==> flow/design.v <==
module LASER (
    input CLK,
    input RST,
    input [3:0] X,
    input [3:0] Y,
    output reg [3:0] C1X,
    output reg [3:0] C1Y,
    output reg [3:0] C2X,
    output reg [3:0] C2Y,
    output reg DONE
);
    localparam S_IDLE           = 4'd0;
    localparam S_READ           = 4'd1;
    localparam S_INIT_C1        = 4'd2;
    localparam S_CALC_C1        = 4'd3;
    localparam S_UPDATE_C1      = 4'd4;
    localparam S_INIT_C2        = 4'd5;
    localparam S_CALC_C2        = 4'd6;
    localparam S_UPDATE_C2      = 4'd7;
    localparam S_CHECK_CONV     = 4'd8;
    localparam S_DONE           = 4'd9;
    localparam S_WAIT           = 4'd10;
    reg [3:0] state;
    reg [5:0] pixel_count;
    reg [3:0] X_MEM [0:39];
    reg [3:0] Y_MEM [0:39];
    reg [5:0] mark_data;        
    reg [3:0] index_X, index_Y; 
    reg [5:0] current_hit_count;
    reg [5:0] best_hit_count;
    reg [3:0] best_c1x, best_c1y;
    reg [3:0] best_c2x, best_c2y;
    reg [3:0] old_c1x, old_c1y, old_c2x, old_c2y;
    reg p0_scan, p1_scan, p2_scan, p3_scan;    
    reg p0_fix,  p1_fix,  p2_fix,  p3_fix;     
    reg hit0, hit1, hit2, hit3;                
    reg [3:0] fixed_cx, fixed_cy;
    always @(posedge CLK or posedge RST) begin
        if (RST) begin
            state <= S_IDLE;
            pixel_count <= 0;
            DONE <= 0;
            C1X <= 0; C1Y <= 0; C2X <= 0; C2Y <= 0;
            mark_data <= 0;
            index_X <= 0; index_Y <= 0;
            current_hit_count <= 0; best_hit_count <= 0;
            best_c1x <= 0; best_c1y <= 0; best_c2x <= 0; best_c2y <= 0;
        end
        else begin
            case(state)
                S_IDLE: begin
                    DONE <= 0;
                    state <= S_READ;
                    best_c1x <= 0; best_c1y <= 0; best_c2x <= 0; best_c2y <= 0;
                    X_MEM[pixel_count] <= X;
                    Y_MEM[pixel_count] <= Y;
                    pixel_count <= pixel_count + 1;
                end
                S_READ: begin
                    X_MEM[pixel_count] <= X;
                    Y_MEM[pixel_count] <= Y;
                    if (pixel_count >= 39) begin
                        pixel_count <= 0;
                        state <= S_INIT_C1; 
                    end
                    else begin
                        pixel_count <= pixel_count + 1;
                    end
                end
                S_INIT_C1: begin
                    index_X <= 0;
                    index_Y <= 0;
                    best_hit_count <= 0; 
                    old_c1x <= best_c1x; old_c1y <= best_c1y;
                    old_c2x <= best_c2x; old_c2y <= best_c2y;
                    state <= S_CALC_C1;
                    mark_data <= 0;
                    current_hit_count <= 0;
                end
                S_CALC_C1: begin
                    current_hit_count <= current_hit_count + hit0 + hit1 + hit2 + hit3;
                    if (mark_data == 36) begin
                        state <= S_UPDATE_C1;
                        mark_data <= 0;
                    end
                    else begin
                        mark_data <= mark_data + 4;
                    end
                end
                S_UPDATE_C1: begin
                    if (current_hit_count >= best_hit_count) begin
                        best_hit_count <= current_hit_count;
                        best_c1x <= index_X;
                        best_c1y <= index_Y;
                    end
                    current_hit_count <= 0;
                    if (index_X == 15 && index_Y == 15) begin
                        state <= S_INIT_C2;
                    end
                    else begin
                        if (index_X == 15) begin
                            index_X <= 0;
                            index_Y <= index_Y + 1;
                        end else begin
                            index_X <= index_X + 1;
                        end
                        state <= S_CALC_C1; 
                    end
                end
                S_INIT_C2: begin
                    index_X <= 0;
                    index_Y <= 0;
                    best_hit_count <= 0; 
                    state <= S_CALC_C2;
                    mark_data <= 0;
                    current_hit_count <= 0;
                end
                S_CALC_C2: begin
                    current_hit_count <= current_hit_count + hit0 + hit1 + hit2 + hit3;
                    if (mark_data == 36) begin
                        state <= S_UPDATE_C2;
                        mark_data <= 0;
                    end
                    else begin
                        mark_data <= mark_data + 4;
                    end
                end
                S_UPDATE_C2: begin
                    if (current_hit_count >= best_hit_count) begin
                        best_hit_count <= current_hit_count;
                        best_c2x <= index_X;
                        best_c2y <= index_Y;
                    end
                    current_hit_count <= 0;
                    if (index_X == 15 && index_Y == 15) begin
                        state <= S_CHECK_CONV; 
                    end
                    else begin
                        if (index_X == 15) begin
                            index_X <= 0;
                            index_Y <= index_Y + 1;
                        end else begin
                            index_X <= index_X + 1;
                        end
                        state <= S_CALC_C2;
                    end
                end
                S_CHECK_CONV: begin
                    if (old_c1x == best_c1x && old_c1y == best_c1y && 
                        old_c2x == best_c2x && old_c2y == best_c2y) begin
                        state <= S_DONE;
                    end
                    else begin
                        state <= S_INIT_C1;
                    end
                end
                S_DONE: begin
                    C1X <= best_c1x; C1Y <= best_c1y;
                    C2X <= best_c2x; C2Y <= best_c2y;
                    DONE <= 1;
                    state <= S_WAIT;
                end
                S_WAIT: begin
                    DONE <= 0;
                    state <= S_IDLE;
                end
                default: state <= S_IDLE;
            endcase
        end
    end
    function check_hit;
        input [3:0] tx, ty, cx, cy;
        reg [3:0] abs_dx, abs_dy;
        begin
            abs_dx = (tx >= cx) ? (tx - cx) : (cx - tx);
            abs_dy = (ty >= cy) ? (ty - cy) : (cy - ty);
            if ( (abs_dx + abs_dy <= 4) || (abs_dx == 2 && abs_dy == 3) || (abs_dx == 3 && abs_dy == 2) )
                check_hit = 1'b1;
            else
                check_hit = 1'b0;
        end
    endfunction
    always @(*) begin
        if (state == S_CALC_C1) begin
            fixed_cx = best_c2x;
            fixed_cy = best_c2y;
        end
        else begin 
            fixed_cx = best_c1x;
            fixed_cy = best_c1y;
        end
    end
    always @(*) begin
        p0_scan = check_hit(X_MEM[mark_data],   Y_MEM[mark_data],   index_X, index_Y);
        p1_scan = check_hit(X_MEM[mark_data+1], Y_MEM[mark_data+1], index_X, index_Y);
        p2_scan = check_hit(X_MEM[mark_data+2], Y_MEM[mark_data+2], index_X, index_Y);
        p3_scan = check_hit(X_MEM[mark_data+3], Y_MEM[mark_data+3], index_X, index_Y);
        p0_fix = check_hit(X_MEM[mark_data],   Y_MEM[mark_data],   fixed_cx, fixed_cy);
        p1_fix = check_hit(X_MEM[mark_data+1], Y_MEM[mark_data+1], fixed_cx, fixed_cy);
        p2_fix = check_hit(X_MEM[mark_data+2], Y_MEM[mark_data+2], fixed_cx, fixed_cy);
        p3_fix = check_hit(X_MEM[mark_data+3], Y_MEM[mark_data+3], fixed_cx, fixed_cy);
        hit0 = p0_scan || p0_fix;
        hit1 = p1_scan || p1_fix;
        hit2 = p2_scan || p2_fix;
        hit3 = p3_scan || p3_fix;
    end
endmodule
# Tool chain data of LASER
# Tool output for the design above before and after an edit, in the order of the flow.
# "before" refers to lines of the RTL above, "after" to lines of the edited file.
# "change": "after" minus "before" as printed here. "rel_change_pct": 100 x difference / "before".
# Operators: Yosys type, input widths -> output width; for muxes data width and select width s.
# Cell names lack the library's common part.
# The mark - stands for no value.
# inputs
design	LASER
clock_port	CLK
cell_library	sky130hd
corner	tt_025C_1v80

# Diff
# The edit as a unified diff against the file above.
# A script made this edit. It changes what the design does and was not meant as an optimisation.
# begin of diff
@@ -174,5 +174,5 @@
         begin
             abs_dx = (tx >= cx) ? (tx - cx) : (cx - tx);
-            abs_dy = (ty >= cy) ? (ty - cy) : (cy - ty);
+            abs_dy = (cy - ty);
             if ( (abs_dx + abs_dy <= 4) || (abs_dx == 2 && abs_dy == 3) || (abs_dx == 3 && abs_dy == 2) )
                 check_hit = 1'b1;
# end of diff

# After elaboration
# Source: Yosys, flattened and elaborated. Widths are those after wreduce. Registers that Yosys merges into a memory's read port (data or address) are not register bits. Print and check cells do not count.
# classes
item	before	after	change	rel_change_pct
add_sub_neg	51	43	-8	-15.69
mul	0	0	0	-
div_mod_pow	0	0	0	-
compare	26	18	-8	-30.77
equal	291	291	0	0.00
shifts	0	0	0	-
mux	221	213	-8	-3.62
logic	1	1	0	0.00
reduce_logical	106	106	0	0.00
# ops
operator	before	after	change	rel_change_pct
$mux 4	189	181	-8	-4.23
$sub 4x4->4	32	24	-8	-25.00
$ge 4x4->1	16	8	-8	-50.00
$eq 6x5->1 const B	80	80	0	0.00
$ne 2x1->1 const B	42	42	0	0.00
$reduce_and 3->1	42	42	0	0.00
$eq 6x4->1 const B	40	40	0	0.00
$eq 6x6->1 const B	40	40	0	0.00
$eq 4x2->1 const B	34	34	0	0.00
$eq 6x3->1 const B	20	20	0	0.00
$logic_and 1x1->1	20	20	0	0.00
$logic_or 1x1->1	20	20	0	0.00
$eq 6x2->1 const B	10	10	0	0.00
$add 4x4->5	8	8	0	0.00
$le 5x3->1 const B	8	8	0	0.00
$mux 1	8	8	0	0.00
$pmux 4 s40	8	8	0	0.00
$ne 2x2->1 const B	6	6	0	0.00
$pmux 4 s2	6	6	0	0.00
$eq 4x4->1 const B	5	5	0	0.00
$eq 6x1->1 const B	5	5	0	0.00
$logic_not 6->1	5	5	0	0.00
$reduce_and 2->1	5	5	0	0.00
$reduce_bool 2->1	5	5	0	0.00
$reduce_or 2->1	5	5	0	0.00
$add 6x1->6	4	4	0	0.00
$eq 4x3->1 const B	4	4	0	0.00
$eq 4x4->1	4	4	0	0.00
# Not every row of either side is listed.
# word_totals
item	before	after	change	rel_change_pct
register_bits	405	405	0	0.00
latch_bits	0	0	0	-
ram_bits	0	0	0	-
mem_bits_ro	0	0	0	-
clocked_rd_ports_x_width	0	0	0	-
n_memories	0	0	0	-
inputBits	10	10	0	0.00
output_inout_bits	17	17	0	0.00
wordCells	796	772	-24	-3.02

# Longest topological paths
# Depth = most cells in a row (Yosys ltp): at word level without a register or memory, in the mapped netlist without a sequential cell, where the memories' decode and read muxes count.
# depth
item	before	after	change	rel_change_pct
word_depth	15	15	0	0.00
abc_area	0	0	-	-
mapped_depth	33	34	1	3.03
mapped_depth_nobuf	32	31	-1	-3.12

# Netlist
# Yosys stat after the flow's synthesis: flattened, memories mapped to cells. It holds for the ABC_AREA given above (unset counts as 0); a run with the other value may have another netlist.
# mapped
item	before	after	change	rel_change_pct
cells	1763	1564	-199	-11.29
mapped_area_um2	21964.8	20420.8	-1544.0	-7.03
seq_area_um2	11942.7	11942.7	0.0	0.00
ff_cells	410	410	0	0.00
buf_cells	55	51	-4	-7.27
# by_type
type	before	after	change	rel_change_pct
o21ai_0	79	34	-45	-56.96
ha_1	168	132	-36	-21.43
inv_1	140	114	-26	-18.57
nor2_1	87	63	-24	-27.59
buf_2	24	7	-17	-70.83
nor2b_1	36	21	-15	-41.67
xnor2_1	35	49	14	40.00
a31oi_1	33	20	-13	-39.39
clkbuf_1	23	36	13	56.52
a22oi_1	70	61	-9	-12.86
fa_1	43	35	-8	-18.60
o21a_1	16	8	-8	-50.00
and3_1	0	8	8	-
a221oi_1	49	42	-7	-14.29
mux2i_1	48	41	-7	-14.58
a22o_1	25	32	7	28.00
nand3_1	24	17	-7	-29.17
xor2_1	17	24	7	41.18
# Not every row of either side is listed.

# Path before layout
# Path of least setup slack by OpenSTA after synthesis, without wires, with an ideal clock, recovery checks aside; 20% of the period is set as input and as output delay. Where synthesis merged equal registers, the netlist keeps one of their names.
# synth_timing
item	before	after	change	rel_change_pct
path_type	register to register	register to register	-	-
startpoint	register mark_data[2]	register mark_data[2]	-	-
endpoint	register current_hit_count[4]	register current_hit_count[4]	-	-
period_ns	6.6	6.6	0.0	0.00
setup_time_ns	0.124	0.125	0.001	-
launch_ns	0.000	0.000	0.000	-
arrival_time_ns	6.069	6.432	0.363	5.98
required_time_ns	6.476	6.475	-0.001	-0.02
path_slack_ns	0.407	0.043	-0.364	-
path_delay_ns	6.193	6.557	0.364	5.88
driving_pins	28	32	4	14.29
n_path_buf	1	3	2	200.00
synth_period_reached_ns	6.193	6.557	0.364	5.88
# "path_delay_ns" is the arrival time less input delay plus setup time.
# "driving_pins" counts driving pins, that of a launching flip-flop among them; a cell with two outputs on the path counts twice.
# "synth_period_reached_ns" = period - worst setup slack (recovery checks aside). The figure is calculated, with input and output delays left at 20% of the set period.
# The rows between start and end are the longest chain of elaborated cells between them; the timing report does not say that the signal goes this way. Where chains are equally long, one stands for them.
# Each line given opens the expression or statement behind the cell; cells for indexed reads and writes are added by Yosys, which also makes memories of some case tables.
# A register here has more assigning lines than the two given.
# synth_between_before
cell_sequence	dfrtp_1 -> inv_1 -> ha_1 -> nor2b_1 -> o41ai_4 -> nand2_2 -> buf_2 -> a31oi_1 -> inv_1 -> fa_1 -> a21boi_0 -> o21bai_1 -> a21o_1 -> mux2_2 -> fa_1 -> xor2_1 -> a21oi_1 -> nor4_1 -> a21oi_1 -> o41ai_1 -> a31oi_1 -> fa_1 -> inv_1 -> fa_1 -> fa_1 -> nand4_1 -> xnor2_1 -> nor2_1
elab_chain_len	15
cone_cells	332
cone_classes	add/sub: 47; compare: 24; eq/ne: 188; mux: 33; reduce/logical: 40
# synth_rtl_before
item	line	text
start: declaration	27	reg [5:0] mark_data;
start: assignment	87	mark_data <= mark_data + 4;
start: assignment	125	mark_data <= mark_data + 4;
$eq 6x6->1	194	p0_scan = check_hit(X_MEM[mark_data],   Y_MEM[mark_data],   index_X, index_Y);
$pmux 4 s40	194
$sub 4x4->4	175	abs_dx = (tx >= cx) ? (tx - cx) : (cx - tx);
$mux 4	175
$add 4x4->5	177	if ( (abs_dx + abs_dy <= 4) || (abs_dx == 2 && abs_dy == 3) || (abs_dx == 3 && abs_dy == 2) )
$le 5x3->1	177
$logic_or 1x1->1 x2	177
$mux 1	177
$logic_or 1x1->1	202	hit0 = p0_scan || p0_fix;
$add 6x1->6 x4	119	current_hit_count <= current_hit_count + hit0 + hit1 + hit2 + hit3;
$pmux 6 s2	50	case(state)
end: assignment	81	current_hit_count <= current_hit_count + hit0 + hit1 + hit2 + hit3;
end: assignment	119
end: declaration	29	reg [5:0] current_hit_count;
# synth_between_after
cell_sequence	dfrtp_1 -> inv_1 -> ha_1 -> clkbuf_1 -> and2_1 -> clkbuf_1 -> clkbuf_1 -> a22o_1 -> a221oi_1 -> a41oi_1 -> inv_1 -> ha_1 -> and2_1 -> o21a_1 -> o21ai_0 -> nor2b_1 -> mux2i_1 -> inv_1 -> ha_1 -> a21oi_1 -> nor2b_1 -> mux2i_1 -> a32oi_1 -> o41a_1 -> o41a_1 -> fa_1 -> inv_1 -> fa_1 -> fa_1 -> nand4_1 -> xnor2_1 -> nor2_1
elab_chain_len	15
cone_cells	308
cone_classes	add/sub: 39; compare: 16; eq/ne: 188; mux: 25; reduce/logical: 40
# synth_rtl_after
item	line	text
start: declaration	27	reg [5:0] mark_data;
start: assignment	87	mark_data <= mark_data + 4;
start: assignment	125	mark_data <= mark_data + 4;
$eq 6x6->1	194	p0_scan = check_hit(X_MEM[mark_data],   Y_MEM[mark_data],   index_X, index_Y);
$pmux 4 s40	194
$sub 4x4->4	175	abs_dx = (tx >= cx) ? (tx - cx) : (cx - tx);
$mux 4	175
$add 4x4->5	177	if ( (abs_dx + abs_dy <= 4) || (abs_dx == 2 && abs_dy == 3) || (abs_dx == 3 && abs_dy == 2) )
$le 5x3->1	177
$logic_or 1x1->1 x2	177
$mux 1	177
$logic_or 1x1->1	202	hit0 = p0_scan || p0_fix;
$add 6x1->6 x4	119	current_hit_count <= current_hit_count + hit0 + hit1 + hit2 + hit3;
$pmux 6 s2	50	case(state)
end: assignment	81	current_hit_count <= current_hit_count + hit0 + hit1 + hit2 + hit3;
end: assignment	119
end: declaration	29	reg [5:0] current_hit_count;

# Path in the finished layout
# From the final timing report of each run of set A: the path of least setup slack in the routed layout; clock arrival at registers is part of the times.
# layout_timing
item	before	after	change	rel_change_pct
path_type	register to register	register to register	-	-
startpoint	register mark_data[3]	register mark_data[3]	-	-
endpoint	register current_hit_count[4]	register current_hit_count[4]	-	-
period_ns	6.47	6.47	0.00	0.00
setup_time_ns	0.12	0.12	0.00	-
launch_ns	0.56	0.56	0.00	0.00
arrival_time_ns	6.72	6.66	-0.06	-0.89
required_time_ns	6.92	6.91	-0.01	-0.14
path_slack_ns	0.20	0.25	0.05	-
driving_pins	30	31	1	3.33
n_path_buf	2	4	2	100.00
# The rows between start and end are the longest chain of elaborated cells between them; the timing report does not say that the signal goes this way. Where chains are equally long, one stands for them.
# A register here has more assigning lines than the two given.
# layout_between_before
cell_sequence	dfrtp_1 -> inv_2 -> ha_2 -> and3b_2 -> buf_6 -> a22o_1 -> a221o_1 -> a221oi_4 -> a31oi_4 -> buf_6 -> ha_1 -> a21boi_1 -> o21bai_1 -> a21o_1 -> mux2i_1 -> xor2_1 -> ha_4 -> xor2_1 -> a21oi_1 -> nor4_2 -> a21oi_1 -> o41ai_2 -> a31oi_2 -> fa_1 -> inv_2 -> fa_2 -> fa_2 -> nand4_1 -> xnor2_1 -> nor2_1
elab_chain_len	15
cone_cells	332
cone_classes	add/sub: 47; compare: 24; eq/ne: 188; mux: 33; reduce/logical: 40
# layout_rtl_before
item	line	text
start: declaration	27	reg [5:0] mark_data;
start: assignment	87	mark_data <= mark_data + 4;
start: assignment	125	mark_data <= mark_data + 4;
$eq 6x6->1	194	p0_scan = check_hit(X_MEM[mark_data],   Y_MEM[mark_data],   index_X, index_Y);
$pmux 4 s40	194
$sub 4x4->4	175	abs_dx = (tx >= cx) ? (tx - cx) : (cx - tx);
$mux 4	175
$add 4x4->5	177	if ( (abs_dx + abs_dy <= 4) || (abs_dx == 2 && abs_dy == 3) || (abs_dx == 3 && abs_dy == 2) )
$le 5x3->1	177
$logic_or 1x1->1 x2	177
$mux 1	177
$logic_or 1x1->1	202	hit0 = p0_scan || p0_fix;
$add 6x1->6 x4	119	current_hit_count <= current_hit_count + hit0 + hit1 + hit2 + hit3;
$pmux 6 s2	50	case(state)
end: assignment	81	current_hit_count <= current_hit_count + hit0 + hit1 + hit2 + hit3;
end: assignment	119
end: declaration	29	reg [5:0] current_hit_count;
# layout_between_after
cell_sequence	dfrtp_2 -> buf_4 -> ha_4 -> and2_4 -> buf_4 -> a22oi_1 -> nand2_1 -> a221oi_1 -> nand4_1 -> buf_4 -> inv_1 -> ha_1 -> inv_1 -> o21bai_1 -> a21oi_2 -> buf_4 -> a221oi_1 -> a21oi_2 -> ha_1 -> xor2_1 -> a21oi_1 -> nor3_1 -> a21oi_1 -> o311a_1 -> fa_1 -> inv_1 -> fa_1 -> fa_1 -> nand4_1 -> xnor2_1 -> nor2_1
elab_chain_len	15
cone_cells	308
cone_classes	add/sub: 39; compare: 16; eq/ne: 188; mux: 25; reduce/logical: 40
# layout_rtl_after
item	line	text
start: declaration	27	reg [5:0] mark_data;
start: assignment	87	mark_data <= mark_data + 4;
start: assignment	125	mark_data <= mark_data + 4;
$eq 6x6->1	194	p0_scan = check_hit(X_MEM[mark_data],   Y_MEM[mark_data],   index_X, index_Y);
$pmux 4 s40	194
$sub 4x4->4	175	abs_dx = (tx >= cx) ? (tx - cx) : (cx - tx);
$mux 4	175
$add 4x4->5	177	if ( (abs_dx + abs_dy <= 4) || (abs_dx == 2 && abs_dy == 3) || (abs_dx == 3 && abs_dy == 2) )
$le 5x3->1	177
$logic_or 1x1->1 x2	177
$mux 1	177
$logic_or 1x1->1	202	hit0 = p0_scan || p0_fix;
$add 6x1->6 x4	119	current_hit_count <= current_hit_count + hit0 + hit1 + hit2 + hit3;
$pmux 6 s2	50	case(state)
end: assignment	81	current_hit_count <= current_hit_count + hit0 + hit1 + hit2 + hit3;
end: assignment	119
end: declaration	29	reg [5:0] current_hit_count;

# Measured runs
# Runs of the flow (Yosys, OpenROAD) on both versions; the two runs of a pair have the same settings. The constraints put input and output delay at 20% of the set period each and load the outputs with 0.01 pF.
# flow_settings_set_A
period_ns	6.47
CAP_MARGIN	20
CORE_MARGIN	2
CORE_UTILIZATION	40
SLEW_MARGIN	20
# results_set_A
item	before	after	change	rel_change_pct
ys_area_um2	21964.8	20420.8	-1544.0	-7.03
die_um2	56803.6	52874.7	-3928.9	-6.92
finish.stdcell_area_um2	26107.5	23627.7	-2479.8	-9.50
util_pct	48.3	47.0	-1.3	-
ws_setup_ns	0.200	0.247	0.047	-
fin_tns_ns	0.000	0.000	0.000	-
final_power_mw	5.412	5.300	-0.112	-2.07
clock_period_reached_ns	6.270	6.223	-0.047	-0.75
# flow_settings_set_B
ABC_AREA	1
CORE_UTILIZATION	17
GPL_TIMING_DRIVEN	0
MIN_ROUTING_LAYER	met2
PLACE_DENSITY	0.58
SETUP_SLACK_MARGIN	0.18
period_ns	3.99
CAP_MARGIN	20
CORE_MARGIN	2
SLEW_MARGIN	20
# results_set_B
item	before	after	change	rel_change_pct
ys_area_um2	22689.3	21519.4	-1169.9	-5.16
die_um2	136405.0	129445.0	-6960.0	-5.10
finish.stdcell_area_um2	28725.0	27562.7	-1162.3	-4.05
util_pct	21.6	21.9	0.3	-
ws_setup_ns	-2.084	-2.077	0.007	-
fin_tns_ns	-11.838	-13.483	-1.645	-
final_power_mw	8.887	8.463	-0.424	-4.77
clock_period_reached_ns	6.074	6.067	-0.007	-0.12
# "clock_period_reached_ns" means the clock period less the worst setup slack. The figure is calculated, with input and output delays left at 20% of the set period.
# By "final_power_mw" is meant OpenSTA's value without simulated activity: inputs other than the clock are taken to toggle once in ten clock periods, and the tool carries that through the logic.
